==> flow/design.v <==
module datapath #(parameter P_WIDTH=32)(
	input [P_WIDTH-1:0] input_a,
	input [P_WIDTH-1:0] input_b,
	input clk,
	input rst,
	output [P_WIDTH-1:0] out
	);
wire [P_WIDTH-1:0] mult_result;
wire [P_WIDTH-1:0] adder_out;
reg [P_WIDTH-1:0] adder_out_reg;
assign mult_result = input_a * input_b;
assign adder_out  = adder_out_reg + mult_result;
assign out = adder_out_reg;
always @(posedge clk)
 if (rst ==1) 
	adder_out_reg <= adder_out;
 else
	adder_out_reg <= 0;
endmodule
module controller #(parameter P_ADDR_WIDTH=8, parameter P_COUNT=100)(
	input clk,
	input rst,
	output reg out_rst,
	output reg ce_0,
	output reg ce_1,
	output reg we_0,
	output reg we_1,
	input  [P_ADDR_WIDTH-1:0] cjob_offset,
	output [P_ADDR_WIDTH-1:0] address_0,
	output [P_ADDR_WIDTH-1:0] address_1,
	input fin_buf_empty,
	output reg fin_rd_en,
	input fout_buf_full,
	output reg fout_wr_en,
	output reg cjob_load_en,
	output reg cjob_out_en
);
parameter IDLE= 7'b0000001,JOB_LOAD= 7'b0000010,  PREP=7'b0000100, PROCESSING = 7'b0001000, WRITE_BACK=7'b0010000, WAIT_Q=7'b0100000, WRITE_Q=7'b1000000;
reg [6:0] curr_state;
reg [6:0] next_state;
reg [P_ADDR_WIDTH-1:0] counter;
reg [P_ADDR_WIDTH-1:0] offset;
always @(curr_state,fin_buf_empty,counter,fout_buf_full)
begin
	next_state=5'b00000;
	case (curr_state)	
		IDLE:
			if(!fin_buf_empty)
				next_state=IDLE;
			else
				next_state=JOB_LOAD;
		JOB_LOAD:
			next_state=PREP;
		PREP:
			next_state=PROCESSING;
		PROCESSING:
			if(counter<P_COUNT-1+offset)			
				next_state = PROCESSING;
			else
				next_state = WRITE_BACK;
		WRITE_BACK:
			next_state=WAIT_Q;
		WAIT_Q:
			if(!fout_buf_full)
				next_state=WAIT_Q;
			else
				next_state=WRITE_Q;
		WRITE_Q:
			next_state=IDLE;
		default:
			next_state=IDLE;
	endcase
end
always @(posedge clk)       
begin
	if(rst==1)
		curr_state <= IDLE;
	else
		curr_state <= next_state;
end
always @(posedge clk)       
begin
	case(curr_state)
		IDLE:	begin
			out_rst<=0;
			ce_0<=0;
			ce_1<=0;
			we_0<=0;
			we_1<=0;
			counter <= 0;
			fin_rd_en<=0;
			fout_wr_en<=0;
			cjob_load_en<=0;
			cjob_out_en<=0;
			offset<=0;
			end
		JOB_LOAD:
			begin
			fin_rd_en<=1;
			cjob_load_en<=1;
			end
		PREP:
			begin
			fin_rd_en<=0;
			ce_0<=1;
			ce_1<=1;
			we_0<=0;
			we_1<=0;
			cjob_load_en<=0;
			counter<=cjob_offset;
			offset<=cjob_offset;
			end
		PROCESSING:
			begin
			cjob_load_en<=0;
			out_rst<=1;
			counter<= counter+1;
			end
		WRITE_BACK:
			begin
			ce_1<=0;
			we_0<=1;
			counter<=counter+P_COUNT;
			end
		WAIT_Q:
			begin
			ce_0<=0;
			counter<=0;
			cjob_out_en<=1;
			end
		WRITE_Q:
			begin
			fout_wr_en<=1;
			cjob_out_en<=1;
			end
		default:
			begin
			end
	endcase
end
assign address_0 = counter<<2;
assign address_1 = (counter+P_COUNT)<<2;
endmodule
module cjob_register #(parameter P_ADDR_WIDTH=16)
(
	input clk,
	input rst,
	input load,
	input out_en,
	input [(3+2+16)-1:0] data_in,
	output reg [(3+2+16)-1:0] data_out
);
reg [(3+2+16)-1:0] current_job;
always @(posedge clk) begin
	if(rst) begin
		data_out = 0;
		current_job = 0;
	end
	else begin
		if (load) current_job = data_in;
		if(out_en) data_out = current_job;
    end
end
endmodule
module dot_product (
	input ap_clk,
	input ap_rst,
	output [16-1:0]  	memory_Addr_A,
	output 						memory_EN_A,
	output 						memory_WEN_A,
	output [32-1:0]	memory_Din_A,
	input  [32-1:0] 	memory_Dout_A,
	output [16-1:0]  	memory_Addr_B,
	output 						memory_EN_B,
	output 						memory_WEN_B,
	output [32-1:0]	memory_Din_B,
	input  [32-1:0] 	memory_Dout_B,
	input 						fifo_in_empty_n,
	input  [(3+2+16)-1:0]	fifo_in_dout,
	output 						fifo_in_read,
	input 						fifo_out_full_n,
	output 						fifo_out_write,
	output [(3+2+16)-1:0]	fifo_out_din
);
	wire 						internal_rst;
	wire 						cjob_load_en;
	wire 						cjob_out_en;
	wire [16-1:0] 		job_offset;
datapath #(32) dp(
	.input_a(memory_Dout_A), 
	.input_b(memory_Dout_B), 
	.clk(ap_clk), 
	.rst(internal_rst), 
	.out(memory_Din_A)
);
controller #(16, 100) ctrl(
	.clk(ap_clk),
	.rst(ap_rst),
	.out_rst(internal_rst),
	.ce_0(memory_EN_A),
	.ce_1(memory_EN_B),
	.we_0(memory_WEN_A),
	.we_1(memory_WEN_B),
	.cjob_offset(job_offset),
	.address_0(memory_Addr_A),
	.address_1(memory_Addr_B),
	.fin_buf_empty(fifo_in_empty_n),
	.fin_rd_en(fifo_in_read),
	.fout_buf_full(fifo_out_full_n),
	.fout_wr_en(fifo_out_write),
	.cjob_load_en(cjob_load_en),
	.cjob_out_en(cjob_out_en)
);
cjob_register cjob_reg(
	.clk(ap_clk),
	.rst(ap_rst),
	.load(cjob_load_en),
	.out_en(cjob_out_en),
	.data_in(fifo_in_dout),
	.data_out(fifo_out_din)
);
assign job_offset = fifo_in_dout[16-1:0];
assign memory_Din_B = 0;
endmodule
Memo
Re: synthesis data of dot_product

Step by step through the tools: dot_product --
Each step is given for the RTL above and for the edited RTL. "unedited" refers to lines of the RTL above, "edited" to lines of the edited file. "change" is "edited" less "unedited", of the values as shown. Operators carry their Yosys type and port widths (W data, S select, Z words). Library cell names are shortened. A cell with - has no value.
Inputs: top module dot_product, clock ap_clk, standard-cell library sky130hd, timing corner tt_025C_1v80

The edit --
The edit as a unified diff against the file above. The edit is scripted: it alters the design's behaviour and was not made to optimise anything.
begin of diff
@@ -39,5 +39,5 @@
 reg [6:0] curr_state;
 reg [6:0] next_state;
-reg [P_ADDR_WIDTH-1:0] counter;
+reg [2*P_ADDR_WIDTH-1:0] counter;
 reg [P_ADDR_WIDTH-1:0] offset;
 always @(curr_state,fin_buf_empty,counter,fout_buf_full)
end of diff

Elaborated design --
Counts by Yosys on the flattened word-level netlist (proc, flatten, opt, wreduce; memories kept). Register bits leave out memories and registers merged into their read ports (data or address). Print and check cells are left out.
Word-level totals:
- output and inout bits | unedited 123, edited 123, change 0
- bits in registers | unedited 121, edited 137, change +16
- cells after elaboration | unedited 57, edited 57, change 0
- input port bits | unedited 89, edited 89, change 0
Operators by class:
- magnitude comparators | unedited 1, edited 1, change 0
- equal/unequal tests | unedited 7, edited 7, change 0
- multiplexer cells | unedited 15, edited 15, change 0
- reduce/logical cells | unedited 15, edited 15, change 0
- multiply operators | unedited 1, edited 1, change 0
- add/sub/neg operators | unedited 4, edited 4, change 0
Operators by type and width:
- $add A16 B1 Y16 const B | unedited 1, edited 0, change -1
- $add A16 B7 Y16 const B | unedited 1, edited 0, change -1
- $lt A16 B32 Y1 | unedited 1, edited 0, change -1
- $pmux W16 S4 | unedited 1, edited 0, change -1
- $add A32 B1 Y32 const B | unedited 0, edited 1, change +1
- $add A32 B7 Y32 const B | unedited 0, edited 1, change +1
- $lt A32 B32 Y1 | unedited 0, edited 1, change +1
- $pmux W32 S4 | unedited 0, edited 1, change +1
- $reduce_bool A2 Y1 | unedited 9, edited 9, change 0
- $pmux W1 S2 | unedited 8, edited 8, change 0
- $reduce_or A2 Y1 | unedited 4, edited 4, change 0
- $add A32 B32 Y32 | unedited 1, edited 1, change 0
- $add A7 B16 Y17 const A | unedited 1, edited 1, change 0
- $eq A7 B1 Y1 const B | unedited 1, edited 1, change 0
- $eq A7 B2 Y1 const B | unedited 1, edited 1, change 0
- $eq A7 B3 Y1 const B | unedited 1, edited 1, change 0
- $eq A7 B4 Y1 const B | unedited 1, edited 1, change 0
- $eq A7 B5 Y1 const B | unedited 1, edited 1, change 0
- $eq A7 B6 Y1 const B | unedited 1, edited 1, change 0
- $eq A7 B7 Y1 const B | unedited 1, edited 1, change 0
- $mul A32 B32 Y32 | unedited 1, edited 1, change 0
- $mux W2 | unedited 1, edited 1, change 0
- $mux W21 | unedited 1, edited 1, change 0
- $mux W5 | unedited 1, edited 1, change 0
- $mux W7 | unedited 1, edited 1, change 0
- $pmux W16 S2 | unedited 1, edited 1, change 0
- $pmux W7 S6 | unedited 1, edited 1, change 0
- $reduce_bool A4 Y1 | unedited 1, edited 1, change 0
- $reduce_or A3 Y1 | unedited 1, edited 1, change 0

Longest topological paths --
Longest topological path by Yosys (ltp), each cell counted once; first at word level (registers and memories cut), then after technology mapping (sequential cells cut; the memories' decode and read muxes count).
Depth:
- depth after elaboration | unedited 4, edited 4, change 0
- ABC_AREA | unedited 0, edited 0
- depth in mapped cells | unedited 28, edited 28, change 0
- depth with buffers taken out | unedited 26, edited 26, change 0

Netlist --
Yosys stat after the flow's synthesis: flattened, memories mapped to cells. It holds for the ABC_AREA given above (unset counts as 0); a run with the other value may have another netlist.
Synthesis totals:
- mapped flip-flops | unedited 121, edited 137, change +16
- standard cells after synthesis | unedited 2405, edited 2596, change +191
- buffer cells | unedited 167, edited 180, change +13
- sequential part of the area (um2) | unedited 2822.7, edited 3303.2, change +480.5
- synthesis area (um2) | unedited 22208.8, edited 23581.4, change +1372.6
Cell types:
- nand2_1 | unedited 246, edited 298, change +52
- inv_1 | unedited 494, edited 532, change +38
- a21oi_1 | unedited 36, edited 56, change +20
- edfxtp_1 | unedited 40, edited 56, change +16
- a31oi_1 | unedited 2, edited 17, change +15
- clkbuf_1 | unedited 106, edited 119, change +13
- o21ai_0 | unedited 23, edited 36, change +13
- nor2_1 | unedited 84, edited 74, change -10
- nand3_1 | unedited 16, edited 26, change +10
- nand4_1 | unedited 6, edited 14, change +8
- and2_1 | unedited 341, edited 334, change -7
- nor3_1 | unedited 12, edited 6, change -6
- a211oi_1 | unedited 26, edited 21, change -5
- a22oi_1 | unedited 5, edited 10, change +5
- o221ai_1 | unedited 1, edited 6, change +5
- nor4_1 | unedited 2, edited 6, change +4
- nor2b_1 | unedited 8, edited 5, change -3
- and3_1 | unedited 5, edited 8, change +3
The list need not be complete. The figures by module come from a second, unflattened synthesis with its own total; it is not the netlist above.
Second synthesis, totals:
- cells (unflattened synthesis) | unedited 2422, edited 2558, change +136
- area (unflattened synthesis) (um2) | unedited 22575.4, edited 23797.8, change +1222.4
Each row is one instance without its submodules.
By module, unedited:
- datapath (P_WIDTH=32) | seq. area 640.6 um2, area 17685.7 um2, cells 1931, times used 1
- controller | seq. area 1341.3 um2, area 3185.6 um2, cells 319, times used 1
- cjob_register | seq. area 840.8 um2, area 1460.2 um2, cells 139, times used 1
- (no name shown) | seq. area 0.0 um2, area 244.0 um2, cells 33, times used 1
By module, edited:
- datapath (P_WIDTH=32) | seq. area 640.6 um2, area 17640.7 um2, cells 1922, times used 1
- controller | seq. area 1821.7 um2, area 4453.0 um2, cells 464, times used 1
- cjob_register | seq. area 840.8 um2, area 1460.2 um2, cells 139, times used 1
- (no name shown) | seq. area 0.0 um2, area 244.0 um2, cells 33, times used 1

Timing after synthesis --
Path of least setup slack by OpenSTA after synthesis, without wires, with an ideal clock, recovery checks aside; 20% of the period is set as input and as output delay. Where synthesis merged equal registers, the netlist keeps one of their names.
Path post-synthesis:
- path type | unedited input-to-reg, edited input-to-reg
- start point | unedited input port memory_Dout_A[12], edited input port memory_Dout_B[12]
- end point | unedited register dp.adder_out_reg[29], edited register dp.adder_out_reg[31]
- setup time (ns) | unedited 0.128, edited 0.115, change -0.013
- arrival time (ns) | unedited 7.910, edited 7.933, change +0.023
- stages on the path | unedited 27, edited 24, change -3
- path delay (ns) | unedited 6.438, edited 6.448, change +0.010
- period (ns) | unedited 8.0, edited 8.0, change 0.0
- required time (ns) | unedited 7.872, edited 7.885, change +0.013
- path slack (ns) | unedited -0.037, edited -0.048, change -0.011
- synthesis period reached (ns) | unedited 8.037, edited 8.048, change +0.011
"path delay" = arrival - input delay + setup time. "stages on the path" counts driving pins, that of a launching flip-flop among them; a cell with two outputs on the path counts twice. "synthesis period reached" is the clock period less the worst setup slack; recovery checks do not enter. This is arithmetic on one report: input and output delays are still those of the set period (20% each). Between the ends stands the longest chain of elaborated cells between them, by number of cells; it is not shown to be the way that was timed. Of several equally long chains one is given. Each line given opens the expression or statement behind the cell; cells for indexed reads and writes are added by Yosys, which also makes memories of some case tables.
On the way, post-synthesis, unedited: cell sequence clkbuf_1 clkbuf_1 nand2_1 fa_1 inv_1 fa_1 inv_1 fa_1 inv_1 fa_1 inv_1 fa_1 inv_1 fa_1 fa_1 inv_1 fa_1 inv_1 ha_1 nand3_1 or2_1 a21oi_1 o21ai_1 a311oi_2 o22ai_1 xor2_1 nor2_1, cells in the longest elaborated chain 2
RTL lines, path post-synthesis, unedited:
- from (decl) | RTL line 172 | input [32-1:0] memory_Dout_A,
- $mul A32 B32 Y32 | RTL line 11 | assign mult_result = input_a * input_b;
- $add A32 B32 Y32 | RTL line 12 | assign adder_out  = adder_out_reg + mult_result;
- to (assign) | RTL line 16 | adder_out_reg <= adder_out;
- to (assign) | RTL line 18 | adder_out_reg <= 0;
- to (decl) | RTL line 10 | reg [P_WIDTH-1:0] adder_out_reg;
On the way, post-synthesis, edited: cell sequence clkbuf_1 clkbuf_1 and2_1 fa_1 inv_1 fa_1 fa_1 fa_1 fa_1 inv_1 fa_1 fa_1 inv_1 fa_1 inv_1 ha_1 nand4_1 inv_1 a22oi_1 a31oi_1 o41ai_1 o21ai_1 xnor2_1 and2_1, cells in the longest elaborated chain 2
RTL lines, path post-synthesis, edited:
- from (decl) | RTL line 177 | input [32-1:0] memory_Dout_B,
- $mul A32 B32 Y32 | RTL line 11 | assign mult_result = input_a * input_b;
- $add A32 B32 Y32 | RTL line 12 | assign adder_out  = adder_out_reg + mult_result;
- to (assign) | RTL line 16 | adder_out_reg <= adder_out;
- to (assign) | RTL line 18 | adder_out_reg <= 0;
- to (decl) | RTL line 10 | reg [P_WIDTH-1:0] adder_out_reg;

Worst path after layout --
Path of least setup slack in the final report of each run of pair 1 (OpenROAD, finished layout, wires in). Where an end is a register, its clock arrival counts in the times.
Path post-layout:
- path type | unedited input-to-reg, edited input-to-reg
- start point | unedited input port memory_Dout_A[15], edited input port memory_Dout_B[17]
- end point | unedited register dp.adder_out_reg[30], edited register dp.adder_out_reg[31]
- arrival time (ns) | unedited 8.11, edited 8.13, change +0.02
- period (ns) | unedited 7.92, edited 7.92, change 0.00
- required time (ns) | unedited 8.25, edited 8.25, change 0.00
- path slack (ns) | unedited 0.13, edited 0.12, change -0.01
- setup time (ns) | unedited 0.10, edited 0.10, change 0.00
- stages on the path | unedited 25, edited 24, change -1
Between the ends stands the longest chain of elaborated cells between them, by number of cells; it is not shown to be the way that was timed. Of several equally long chains one is given.
On the way, post-layout, unedited: cell sequence buf_2 buf_4 buf_4 and2_1 fa_1 fa_1 fa_1 inv_1 fa_1 inv_1 fa_1 fa_1 fa_1 inv_1 fa_1 inv_1 ha_1 nand3_4 buf_6 buf_4 nor3_4 a211oi_4 a21oi_2 o31ai_4 mux2i_2, cells in the longest elaborated chain 2
RTL lines, path post-layout, unedited:
- from (decl) | RTL line 172 | input [32-1:0] memory_Dout_A,
- $mul A32 B32 Y32 | RTL line 11 | assign mult_result = input_a * input_b;
- $add A32 B32 Y32 | RTL line 12 | assign adder_out  = adder_out_reg + mult_result;
- to (assign) | RTL line 16 | adder_out_reg <= adder_out;
- to (assign) | RTL line 18 | adder_out_reg <= 0;
- to (decl) | RTL line 10 | reg [P_WIDTH-1:0] adder_out_reg;
On the way, post-layout, edited: cell sequence clkdlybuf4s50_1 buf_6 buf_12 nand2_1 fa_1 inv_1 fa_1 inv_1 fa_1 inv_1 fa_1 inv_1 fa_1 fa_1 fa_1 fa_2 xor2_2 xnor2_1 xnor2_1 xnor2_1 xnor2_1 xnor3_2 xnor2_1 and2_1, cells in the longest elaborated chain 2
RTL lines, path post-layout, edited:
- from (decl) | RTL line 177 | input [32-1:0] memory_Dout_B,
- $mul A32 B32 Y32 | RTL line 11 | assign mult_result = input_a * input_b;
- $add A32 B32 Y32 | RTL line 12 | assign adder_out  = adder_out_reg + mult_result;
- to (assign) | RTL line 16 | adder_out_reg <= adder_out;
- to (assign) | RTL line 18 | adder_out_reg <= 0;
- to (decl) | RTL line 10 | reg [P_WIDTH-1:0] adder_out_reg;

Layout results --
Both versions went through the flow (Yosys, OpenROAD) with the same settings in each pair. Constraints: input delay and output delay 20% of the set period each, output load 0.01 pF.
Settings, pair 1: period_ns 7.92, CAP_MARGIN 20, CORE_MARGIN 2, CORE_UTILIZATION 40, SLEW_MARGIN 20
Measured results, pair 1:
- standard-cell area after layout (um2) | unedited 27485.1, edited 29175.5, change +1690.4
- full die area (um2) | unedited 57422.5, edited 60912.7, change +3490.2
- setup slack of the worst path (ns) | unedited 0.134, edited 0.119, change -0.015
- post-route setup TNS (ns) | unedited 0.000, edited 0.000, change 0.000
- clock period achieved (ns) | unedited 7.786, edited 7.801, change +0.015
- area of the synthesized netlist (um2) | unedited 22208.8, edited 23581.4, change +1372.6
- utilization in the final report (%) | unedited 50.0, edited 49.7, change -0.3
Settings, pair 2: CORE_ASPECT_RATIO 0.52, CORE_UTILIZATION 57, PLACE_DENSITY_LB_ADDON 0.21, SLEW_MARGIN 20, period_ns 9.51, CAP_MARGIN 20, CORE_MARGIN 2
Measured results, pair 2:
- standard-cell area after layout (um2) | unedited 25110.3, edited 26614.3, change +1504.0
- full die area (um2) | unedited 40643.0, edited 43100.7, change +2457.7
- setup slack of the worst path (ns) | unedited 0.351, edited 0.392, change +0.041
- post-route setup TNS (ns) | unedited 0.000, edited 0.000, change 0.000
- clock period achieved (ns) | unedited 9.159, edited 9.118, change -0.041
- area of the synthesized netlist (um2) | unedited 22208.8, edited 23581.4, change +1372.6
- utilization in the final report (%) | unedited 65.0, edited 65.6, change +0.6
"clock period achieved" is the run's clock period less its worst setup slack. It is reckoned from that one timing run; input and output delays stay at 20% of the period that was set.
